==> flow/design.v <==
`timescale 1ns / 1ps
module ControlUnit (
    input  logic        clk,
    input  logic        reset,
    input  logic [31:0] instrCode,
    output logic        regFileWe,
    output logic [ 3:0] aluControl,
    output logic        aluSrcMuxSel,
    output logic        dataWe,
    output logic [ 2:0] RFWDSrcMuxSel,
    output logic        branch,
    output logic        jal,
    output logic        jalr,
    output logic        PCEn,
    output logic        transfer,
    input  logic        ready
);
    wire [6:0] opcode = instrCode[6:0];
    wire [3:0] operators = {
        instrCode[30], instrCode[14:12]
    };   
    logic [10:0] signals;
    assign {PCEn, regFileWe, aluSrcMuxSel, dataWe, RFWDSrcMuxSel, branch, jal, jalr,transfer} = signals;
    typedef enum {
        FETCH,
        DECODE,
        R_EXE,
        I_EXE,
        B_EXE,
        LU_EXE,
        AU_EXE,
        J_EXE,
        JL_EXE,
        S_EXE,
        S_MEM,
        L_EXE,
        L_MEM,
        L_WB
    } state_e;
    state_e state, state_next;
    always_ff @(posedge clk, posedge reset) begin
        if (reset) state <= FETCH;
        else state <= state_next;
    end
    always_comb begin
        state_next = state;
        case (state)
            FETCH:  state_next = DECODE;
            DECODE: begin
                case (opcode)
                    7'b0110011:  state_next = R_EXE;
                    7'b0100011:  state_next = S_EXE;
                    7'b0000011:  state_next = L_EXE;
                    7'b0010011:  state_next = I_EXE;
                    7'b1100011:  state_next = B_EXE;
                    7'b0110111: state_next = LU_EXE;
                    7'b0010111: state_next = AU_EXE;
                    7'b1101111:  state_next = J_EXE;
                    7'b1100111: state_next = JL_EXE;
                endcase
            end
            R_EXE:  state_next = FETCH;
            S_EXE:  state_next = S_MEM;
            S_MEM:  if (ready) state_next = FETCH;
            L_EXE:  state_next = L_MEM;
            L_MEM:  if (ready) state_next = L_WB;
            L_WB:   state_next = FETCH;
            I_EXE:  state_next = FETCH;
            B_EXE:  state_next = FETCH;
            LU_EXE: state_next = FETCH;
            AU_EXE: state_next = FETCH;
            J_EXE:  state_next = FETCH;
            JL_EXE: state_next = FETCH;
        endcase
    end
    always_comb begin
        signals = 11'b0_0_0_0_000_0_0_0_0;
        aluControl = operators;
        case (state)
            FETCH:  signals = 11'b1_0_0_0_000_0_0_0_0;
            DECODE: signals = 11'b0_0_0_0_000_0_0_0_0;
            R_EXE:  signals = 11'b0_1_0_0_000_0_0_0_0;
            S_EXE: begin
                signals    = 11'b0_0_1_0_000_0_0_0_0;
                aluControl = 4'b0000;
            end
            S_MEM:  signals = 11'b0_0_1_1_000_0_0_0_1;
            L_EXE: begin
                signals = 11'b0_0_1_0_001_0_0_0_0;
                aluControl = 4'b0000;
            end
            L_MEM:  signals = 11'b0_0_1_0_001_0_0_0_1;
            L_WB:   signals = 11'b0_1_1_0_001_0_0_0_0;
            I_EXE: begin
                signals = 11'b0_1_1_0_000_0_0_0_0;
                if (operators == 4'b1101)
                    aluControl = operators;   
                else aluControl = {1'b0, operators[2:0]};   
            end
            B_EXE:  signals = 11'b0_0_0_0_000_1_0_0_0;
            LU_EXE: signals = 11'b0_1_0_0_010_0_0_0_0;
            AU_EXE: signals = 11'b0_1_0_0_011_0_0_0_0;
            J_EXE:  signals = 11'b0_1_0_0_100_0_1_0_0;
            JL_EXE: begin
                signals    = 11'b0_1_0_0_100_0_1_1_0;
                aluControl = 4'b0000;
            end
        endcase
    end
endmodule
`timescale 1ns / 1ps
module DataPath (
    input  logic        clk,
    input  logic        reset,
    input  logic        regFileWe,
    input  logic [ 3:0] aluControl,
    input  logic        aluSrcMuxSel,
    input  logic [ 2:0] RFWDSrcMuxSel,
    input  logic        branch,
    input  logic        jal,
    input  logic        jalr,
    input  logic        PCEn,
    output logic [31:0] instrMemAddr,
    input  logic [31:0] instrCode,
    output logic [31:0] dataAddr,
    output logic [31:0] dataWData,
    input  logic [31:0] dataRData
);
    logic [31:0] aluResult, RFData1, RFData2;
    logic [31:0] PCSrcData, PCOutData, PC_Imm_Adder_SrcMuxOut;
    logic [31:0] immExt, aluSrcMuxOut, RFWDSrcMuxOut;
    logic btaken, PCSrcMuxSel;
    logic [31:0] PC_Imm_AdderResult, PC_4_AdderResult, PCSrcMuxOut;
    logic [31:0] DecReg_RFData1, DecReg_RFData2, DecReg_immExt;
    logic [31:0] ExeReg_aluResult, ExeReg_RFData2, ExeReg_PCSrcMuxOut, MemAccReg_dataRData;
    assign instrMemAddr = PCOutData;
    assign dataAddr     = ExeReg_aluResult;
    assign dataWData    = ExeReg_RFData2;
    assign PCSrcMuxSel  = jal | (btaken & branch);
    RegisterFile U_RegFile (
        .clk(clk),
        .we(regFileWe),
        .RAddr1(instrCode[19:15]),
        .RAddr2(instrCode[24:20]),
        .WAddr(instrCode[11:7]),
        .WData(RFWDSrcMuxOut),
        .RData1(RFData1),
        .RData2(RFData2)
    );
    register U_DecReg_RFRD1 (
        .clk  (clk),
        .reset(reset),
        .d    (RFData1),
        .q    (DecReg_RFData1)
    );
    register U_DecReg_RFRD2 (
        .clk  (clk),
        .reset(reset),
        .d    (RFData2),
        .q    (DecReg_RFData2)
    );
    register U_ExeReg_RFRD2 (
        .clk  (clk),
        .reset(reset),
        .d    (DecReg_RFData2),
        .q    (ExeReg_RFData2)
    );
    mux_2x1 U_ALUSrcMux (
        .sel(aluSrcMuxSel),
        .x0 (DecReg_RFData2),
        .x1 (DecReg_immExt),
        .y  (aluSrcMuxOut)
    );
    register U_MemAccReg_dataRData (
        .clk  (clk),
        .reset(reset),
        .d    (dataRData),
        .q    (MemAccReg_dataRData)
    );
    mux_5x1 U_RFWDSrcMux (
        .sel(RFWDSrcMuxSel),
        .x0 (aluResult),
        .x1 (MemAccReg_dataRData),
        .x2 (DecReg_immExt),
        .x3 (PC_Imm_AdderResult),
        .x4 (PC_4_AdderResult),
        .y  (RFWDSrcMuxOut)
    );
    alu U_ALU (
        .aluControl(aluControl),
        .a(DecReg_RFData1),
        .b(aluSrcMuxOut),
        .btaken(btaken),
        .result(aluResult)
    );
    register U_ExeReg_ALU (
        .clk  (clk),
        .reset(reset),
        .d    (aluResult),
        .q    (ExeReg_aluResult)
    );
    extend U_ImmExtend (
        .instrCode(instrCode),
        .immExt(immExt)
    );
    register U_DecReg_ImmExtend (
        .clk  (clk),
        .reset(reset),
        .d    (immExt),
        .q    (DecReg_immExt)
    );
    mux_2x1 U_PC_Imm_Adder_SrcMux (
        .sel(jalr),
        .x0 (PCOutData),
        .x1 (RFData1),
        .y  (PC_Imm_Adder_SrcMuxOut)
    );
    adder U_PC_Imm_Adder (
        .a(DecReg_immExt),
        .b(PC_Imm_Adder_SrcMuxOut),
        .y(PC_Imm_AdderResult)
    );
    adder U_PC_4_Adder (
        .a(32'd4),
        .b(PCOutData),
        .y(PC_4_AdderResult)
    );
    mux_2x1 U_PCSrcMux (
        .sel(PCSrcMuxSel),
        .x0 (PC_4_AdderResult),
        .x1 (PC_Imm_AdderResult),
        .y  (PCSrcMuxOut)
    );
    register U_ExeReg_PCSrcMux (
        .clk  (clk),
        .reset(reset),
        .d    (PCSrcMuxOut),
        .q    (ExeReg_PCSrcMuxOut)
    );
    registerEn U_PC (
        .clk  (clk),
        .reset(reset),
        .en   (PCEn),
        .d    (ExeReg_PCSrcMuxOut),
        .q    (PCOutData)
    );
endmodule
module alu (
    input  logic [ 3:0] aluControl,
    input  logic [31:0] a,
    input  logic [31:0] b,
    output logic        btaken,
    output logic [31:0] result
);
    always_comb begin
        case (aluControl)
            4'b0000:    result = a + b;
            4'b1000:    result = a - b;
            4'b0001:    result = a << b;
            4'b0101:    result = a >> b;
            4'b1101:    result = $signed(a) >>> b[4:0];
            4'b0010:    result = ($signed(a) < $signed(b)) ? 1 : 0;
            4'b0011:   result = (a < b) ? 1 : 0;
            4'b0100:    result = a ^ b;
            4'b0110:     result = a | b;
            4'b0111:    result = a & b;
            default: result = 32'b0;
        endcase
    end
    always_comb begin : branch_processor
        btaken = 1'b0;
        case (aluControl[2:0])
            3'b000:    btaken = (a == b);
            3'b001:    btaken = (a != b);
            3'b100:    btaken = ($signed(a) < $signed(b));
            3'b101:    btaken = ($signed(a) >= $signed(b));
            3'b110:   btaken = (a < b);
            3'b111:   btaken = (a >= b);
            default: btaken = 1'b0;
        endcase
    end
endmodule
module register (
    input  logic        clk,
    input  logic        reset,
    input  logic [31:0] d,
    output logic [31:0] q
);
    always_ff @(posedge clk, posedge reset) begin
        if (reset) q <= 0;
        else q <= d;
    end
endmodule
module registerEn (
    input  logic        clk,
    input  logic        reset,
    input  logic        en,
    input  logic [31:0] d,
    output logic [31:0] q
);
    always_ff @(posedge clk, posedge reset) begin
        if (reset) q <= 0;
        else begin
            if (en) q <= d;
        end
    end
endmodule
module adder (
    input  logic [31:0] a,
    input  logic [31:0] b,
    output logic [31:0] y
);
    assign y = a + b;
endmodule
module RegisterFile (
    input  logic        clk,
    input  logic        we,
    input  logic [ 4:0] RAddr1,
    input  logic [ 4:0] RAddr2,
    input  logic [ 4:0] WAddr,
    input  logic [31:0] WData,
    output logic [31:0] RData1,
    output logic [31:0] RData2
);
    logic [31:0] RegFile[0:2**5-1];
    always_ff @(posedge clk) begin
        if (we) RegFile[WAddr] <= WData;
    end
    assign RData1 = (RAddr1 != 0) ? RegFile[RAddr1] : 32'b0;
    assign RData2 = (RAddr2 != 0) ? RegFile[RAddr2] : 32'b0;
endmodule
module mux_2x1 (
    input  logic        sel,
    input  logic [31:0] x0,
    input  logic [31:0] x1,
    output logic [31:0] y
);
    always_comb begin
        case (sel)
            1'b0:    y = x0;
            1'b1:    y = x1;
            default: y = 32'b0;
        endcase
    end
endmodule
module mux_5x1 (
    input  logic [ 2:0] sel,
    input  logic [31:0] x0,
    input  logic [31:0] x1,
    input  logic [31:0] x2,
    input  logic [31:0] x3,
    input  logic [31:0] x4,
    output logic [31:0] y
);
    always_comb begin
        y = 32'b0;
        case (sel)
            3'd0: y = x0;
            3'd1: y = x1;
            3'd2: y = x2;
            3'd3: y = x3;
            3'd4: y = x4;
        endcase
    end
endmodule
module extend (
    input  logic [31:0] instrCode,
    output logic [31:0] immExt
);
    wire [6:0] opcode = instrCode[6:0];
    wire [2:0] func3 = instrCode[14:12];
    always_comb begin
        immExt = 32'b0;
        case (opcode)
            7'b0110011: immExt = 32'b0;
            7'b0000011: immExt = {{20{instrCode[31]}}, instrCode[31:20]};
            7'b0100011:
            immExt = {{20{instrCode[31]}}, instrCode[31:25], instrCode[11:7]};
            7'b0010011: begin
                case (func3)
                    3'b001:  immExt = {27'b0, instrCode[24:20]};
                    3'b101:  immExt = {27'b0, instrCode[24:20]};
                    3'b011:  immExt = {20'b0, instrCode[31:20]};
                    default: immExt = {{20{instrCode[31]}}, instrCode[31:20]};
                endcase
            end
            7'b1100011:
            immExt = {
                {20{instrCode[31]}},
                instrCode[7],
                instrCode[30:25],
                instrCode[11:8],
                1'b0
            };
            7'b0110111: immExt = {instrCode[31:12], 12'b0};
            7'b0010111: immExt = {instrCode[31:12], 12'b0};
            7'b1101111:
            immExt = {
                {12{instrCode[31]}},
                instrCode[19:12],
                instrCode[20],
                instrCode[30:21],
                1'b0
            };
            7'b1100111: immExt = {{20{instrCode[31]}}, instrCode[31:20]};
            default: immExt = 32'b0;
        endcase
    end
endmodule
`timescale 1ns / 1ps
module RV32I_Core (
    input  logic        clk,
    input  logic        reset,
    input  logic [31:0] instrCode,
    output logic [31:0] instrMemAddr,
    output logic        dataWe,
    output logic [31:0] dataAddr,
    output logic [31:0] dataWData,
    input  logic [31:0] dataRData,
    output logic        transfer,
    input  logic        ready
);
    logic        regFileWe;
    logic [ 3:0] aluControl;
    logic        aluSrcMuxSel;
    logic [ 2:0] RFWDSrcMuxSel;
    logic        branch;
    logic        jal;
    logic        jalr;
    logic        PCEn;
    ControlUnit U_ControlUnit (.*);
    DataPath U_DataPath (.*);
endmodule
### Reports on RV32I_Core

Tool output for the design above, in the order of the flow.
Line numbers count from 1 in the design file above.
Cell names lack the library's common part.
The mark -- stands for no value.

| set-up | value |
|---|---|
| top module | RV32I_Core |
| clock | clk |
| standard-cell library | sky130hd |
| corner | tt_025C_1v80 |

### Word level

Yosys after proc, flatten, opt, wreduce and memory -nomap, before mapping. Memory bits, and registers merged into a memory's read port (data or address), are not among the register bits. Print and check cells are not counted.
Yosys's memory passes give these memory sizes; they may raise the number of words (mostly to a power of two), join words into wider ones and drop unused or constant bits.

| bit counts | value |
|---|---|
| flip-flop bits (word level) | 288 |
| memory bits (writable) | 1024 |
| memories | 1 |
| bits of input ports | 67 |
| output and inout port bits | 98 |

Memories:

| memory | depth | width | rd ports | write ports | RTL line | source |
|---|---|---|---|---|---|---|
| U_DataPath.U_RegFile.RegFile | 32 | 32 | 2 | 1 | 325 | `logic [31:0] RegFile[0:2**5-1];` |

| cells by class | value |
|---|---|
| $add $sub $neg | 4 |
| magnitude comparators | 4 |
| equal/unequal tests | 49 |
| shift-type cells | 3 |
| mux-type cells | 22 |
| bitwise gates (word level) | 8 |
| reduce/logical cells | 13 |

Operators by type and width:

| operator | count |
|---|---|
| case mux 32 bit (select 10 bit) | 1 |
| case mux 32 bit (select 9 bit) | 1 |
| case mux 32 bit (select 2 bit) | 4 |
| case mux 32 bit (select 7 bit) | 1 |
| == test 32 x 4 -> 1 bit (second input constant) | 6 |
| case mux 32 bit (select 6 bit) | 1 |
| case mux 32 bit (select 5 bit) | 1 |
| 2-to-1 mux 32 bit | 5 |
| case mux 11 bit (select 13 bit) | 1 |
| == test 32 x 3 -> 1 bit (second input constant) | 4 |
| == test 32 x 2 -> 1 bit (second input constant) | 2 |
| adder 32 bit | 2 |
| >= comparator 32 bit | 2 |
| < comparator 32 bit | 2 |
| adder 3 x 32 -> 32 bit (first input constant) | 1 |
| == test 32 x 1 -> 1 bit (second input constant) | 1 |
| subtractor 32 bit | 1 |
| == test 32 bit | 1 |
| != test 32 bit | 1 |
| bitwise AND 32 bit | 1 |
| bitwise OR 32 bit | 1 |
| bitwise XOR 32 bit | 1 |
| left shift 32 x 32 -> 32 bit | 1 |
| right shift 32 x 32 -> 32 bit | 1 |
| >>> shifter 32 x 5 -> 32 bit | 1 |
| logical NOT 32 bit | 1 |
| == test 7 x 6 -> 1 bit (second input constant) | 3 |
| == test 7 bit (second input constant) | 3 |

Not listed: further kinds 27, cells in them 52.

### Longest topological paths

Yosys ltp: most cells in a row. Word level: on the elaborated netlist, between registers, memories and ports. Mapped: between sequential cells and ports; inverters and the memories' decode and read muxes count.

| depth | value |
|---|---|
| word-level depth | 10 |
| ABC_AREA | 0 |
| gate-level depth with buffers | 24 |
| gate-level depth less buffers | 19 |

### Synthesis result

Yosys stat after the flow's synthesis: flattened, memories mapped to cells. It holds for the ABC_AREA given above (unset counts as 0); a run with the other value may have another netlist.

| mapped netlist | value |
|---|---|
| cells in the netlist | 4581 |
| synthesis area | 68216.7 um^2 |
| flip-flops | 1294 |
| buffer cells | 325 |

Cells by type:

| cell | count | area in all (um^2) |
|---|---|---|
| edfxtp_1 | 1024 | 3.07E+04 |
| mux4_2 | 646 | 1.45E+04 |
| dfrtp_1 | 269 | 6.73E+03 |
| ha_1 | 120 | 1501.44 |
| mux2i_1 | 123 | 1.23E+03 |
| nand2_1 | 312 | 1.17E+03 |
| a21oi_1 | 206 | 1.03E+03 |
| nor2_1 | 257 | 964.675 |
| o21ai_0 | 184 | 920.883 |
| mux2_2 | 75 | 844.56 |
| clkbuf_1 | 220 | 825.792 |
| a21o_1 | 74 | 555.533 |
| xnor2_1 | 51 | 446.678 |
| inv_1 | 112 | 420.403 |
| nor3_1 | 77 | 385.37 |
| a211oi_1 | 49 | 367.853 |
| a22oi_1 | 40 | 300.288 |
| nand3_1 | 59 | 295.283 |

Not listed: further types 81, cells in them 683.
By module: a second synthesis without flattening, with its own total; a netlist apart from the flattened one above.

| unflattened totals | value |
|---|---|
| cell total of the unflattened synthesis | 4907 |
| area (unflattened synthesis) | 70442.6 um^2 |

Rows give one instance, submodules left out.

By module:

| module | instances | cells | area (um^2) | sequential area (um^2) |
|---|---|---|---|---|
| RegisterFile | 1 | 2400 | 46960.0 | 30749.5 |
| alu | 1 | 1380 | 9280.2 | 0.0 |
| register | 7 | 33 | 804.5 | 800.8 |
| adder | 2 | 202 | 1498.9 | 0.0 |
| mux_2x1 | 3 | 36 | 544.3 | 0.0 |
| registerEn | 1 | 69 | 1348.8 | 800.8 |
| mux_5x1 | 1 | 158 | 1340.0 | 0.0 |
| ControlUnit | 1 | 69 | 674.4 | 351.6 |
| extend | 1 | 85 | 561.8 | 0.0 |
| DataPath | 1 | 3 | 15.0 | 0.0 |
| RV32I_Core | 1 | 0 | 0.0 | 0.0 |

### Worst setup path after synthesis

Source: OpenSTA report_checks on the synthesized netlist (no wires, ideal clock, input and output delay 20% of the period each), path of least setup slack; recovery checks are left aside. Register names are those of the netlist, which keeps one name where synthesis merged equal registers.

| timing after synthesis | value |
|---|---|
| kind | input to register |
| start point | in instrCode[15] |
| end point | mem U_DataPath.U_RegFile.RegFile[0][30] |
| period | 8000 ps |
| external input delay | 1600 ps |
| library setup time | 390 ps |
| time at the first pin | 1600 ps |
| data arrival time | 8159 ps |
| required time | 7610 ps |
| path slack | -550 ps |
| delay of the path | 6949 ps |
| driving pins on the path | 21 |
| buffers on the path | 4 |
| synthesis period reached | 8550 ps |

"delay of the path" = arrival - input delay + setup time.
"driving pins on the path" counts driving pins, that of a launching flip-flop among them; a cell with two outputs on the path counts twice.
"synthesis period reached" is the clock period less the worst setup slack; recovery checks do not enter. This is arithmetic on one report: input and output delays are still those of the set period (20% each).
Between the ends stands the longest chain of elaborated cells between them, by number of cells; it is not shown to be the way that was timed. Of several equally long chains one is given.
A line is the first line of the expression or statement that the cell stems from. Yosys adds cells for indexed reads and writes and turns some case tables into memories.
A memory read counts as a cell of the chain, while the word-level depth stops at memories.

| between the ends, after synthesis | value |
|---|---|
| path through | clkbuf_1 > clkbuf_1 > buf_1 > clkbuf_1 > mux4_2 > mux4_2 > mux2i_1 > nor2_1 > mux2_2 > ha_1 > nor2b_1 > o31a_1 > or3_1 > a21oi_1 > o31ai_1 > a21oi_1 > o21ai_1 > a31oi_1 > o211ai_1 > xnor2_1 > o221ai_1 |
| cells in the longest elaborated chain | 6 |
| elaborated cells between the ends (all ways) | 7 |
| classes of those cells | 1 x add/sub; 4 x mux; 1 x reduce/logical; 1 x memory |

RTL lines, path after synthesis:

| item | RTL line | source |
|---|---|---|
| start: declaration | 414 | `input  logic [31:0] instrCode,` |
| memory (32 x 32 bit) | 325 | `logic [31:0] RegFile[0:2**5-1];` |
| 2-to-1 mux 32 bit | 329 | `assign RData1 = (RAddr1 != 0) ? RegFile[RAddr1] : 32'b0;` |
| case mux 32 bit (select 2 bit) | 339 | `case (sel)` |
| adder 32 bit | 313 | `assign y = a + b;` |
| case mux 32 bit (select 5 bit) | 357 | `case (sel)` |
| 2-to-1 mux 32 bit | 327 | `if (we) RegFile[WAddr] <= WData;` |
| end: declaration | 325 |  |

### Path in the finished layout

From the final timing report of flow run A: the path of least setup slack in the routed layout; clock arrival at registers is part of the times.
The report prints the path's times to 10 ps; the period is as set.

| timing post-layout | value |
|---|---|
| kind | input to register |
| start point | in instrCode[15] |
| end point | mem U_DataPath.U_RegFile.RegFile[20][31] |
| period | 7320 ps |
| external input delay | 1460 ps |
| library setup time | 270 ps |
| time at the first pin | 1460 ps |
| data arrival time | 7450 ps |
| required time | 7840 ps |
| path slack | 390 ps |
| driving pins on the path | 20 |
| buffers on the path | 4 |

Between the ends stands the longest chain of elaborated cells between them, by number of cells; it is not shown to be the way that was timed. Of several equally long chains one is given.
A memory read counts as a cell of the chain, while the word-level depth stops at memories.

| between the ends, post-layout | value |
|---|---|
| path through | buf_8 > buf_4 > mux4_2 > mux4_2 > mux2i_1 > buf_4 > nor2_1 > mux2_2 > ha_1 > nand4_1 > nor3_1 > nand4_1 > nand3_1 > a31oi_1 > o31a_1 > o21a_1 > o2111ai_1 > nor3_1 > or3_1 > buf_12 |
| cells in the longest elaborated chain | 6 |
| elaborated cells between the ends (all ways) | 7 |
| classes of those cells | 1 x add/sub; 4 x mux; 1 x reduce/logical; 1 x memory |

RTL lines, path post-layout:

| item | RTL line | source |
|---|---|---|
| start: declaration | 414 | `input  logic [31:0] instrCode,` |
| memory (32 x 32 bit) | 325 | `logic [31:0] RegFile[0:2**5-1];` |
| 2-to-1 mux 32 bit | 329 | `assign RData1 = (RAddr1 != 0) ? RegFile[RAddr1] : 32'b0;` |
| case mux 32 bit (select 2 bit) | 339 | `case (sel)` |
| adder 32 bit | 313 | `assign y = a + b;` |
| case mux 32 bit (select 5 bit) | 357 | `case (sel)` |
| 2-to-1 mux 32 bit | 327 | `if (we) RegFile[WAddr] <= WData;` |
| end: declaration | 325 |  |

Wiki page: RV32I_Core / flow data

Settings and measured results of 4 stored flow runs for module RV32I_Core (sky130hd), not sorted in any way. The constraints put input and output delay at 20% of the set period each and load the outputs with 0.01 pF.
By "period reached" is meant the clock period of the run minus its worst setup slack. This is arithmetic on one report: input and output delays are still those of the set period (20% each).
"time on the worst setup path" is the time allowed to the run's worst setup path (the clock period less input and output delay, where it has them) less its slack. Clock arrival times count: a late capture clock shortens it, a late launch clock lengthens it.
By "power consumption" is meant OpenSTA's value without simulated activity: inputs other than the clock are taken to toggle once in ten clock periods, and the tool carries that through the logic.
"time on the worst setup path" is given in steps of 10 ps.
Settings: . = not set for that run.
Results: . = not shown.

| stored run | CORE_UTILIZATION | period_ns | CAP_MARGIN | CORE_MARGIN | SLEW_MARGIN | CTS_CLUSTER_DIAMETER | GPL_ROUTABILITY_DRIVEN | PLACE_DENSITY_LB_ADDON | SETUP_SLACK_MARGIN | ABC_AREA | CELL_PAD_IN_SITES_DETAIL_PLACEMENT | CORE_ASPECT_RATIO | GPL_TIMING_DRIVEN | MAX_ROUTING_LAYER | MIN_ROUTING_LAYER | TNS_END_PERCENT | worst slack on setup checks (ps) | die outline area (um^2) | period reached (ps) | total negative setup slack (ps) | standard-cell area after layout (um^2) | post-layout utilization | time on the worst setup path (ps) | type of the worst setup path | worst hold slack (ps) | power consumption (mW) | chip area after synthesis (Yosys) (um^2) |
|---|---|---|---|---|---|---|---|---|---|---|---|---|---|---|---|---|---|---|---|---|---|---|---|---|---|---|---|
| flow run A | 53 | 7.32 | 20 | 2 | 20 | . | . | . | . | . | . | . | . | . | . | . | 392 | 131595.0 | 6928 | 0 | 78177.5 | 0.612 | 5460 | input to register | 440 | 19.219 | 68216.7 |
| flow run B | 59 | 10.7 | 30 | 2 | 20 | 294 | 1 | 0.2 | 2.65 | . | . | . | . | . | . | . | 2862 | 118357.0 | 7838 | 0 | 76829.9 | 0.671 | 5700 | input to register | 423 | 13.059 | 68216.7 |
| flow run C | 50 | 8.0 | 10 | 2 | 40 | 196 | . | 0.23 | . | 1 | 2 | 0.62 | 0 | met5 | met1 | 10 | . | . | . | . | . | . | . | . | . | . | . |
| flow run D | 40 | 7.32 | 20 | 2 | 20 | . | . | . | . | . | . | . | . | . | . | . | 470 | 173860.0 | 6850 | 0 | 78656.7 | 0.464 | 6850 | register to register | 428 | 19.052 | 68216.7 |

Flow run C: no results, placement failed with DPL-0033
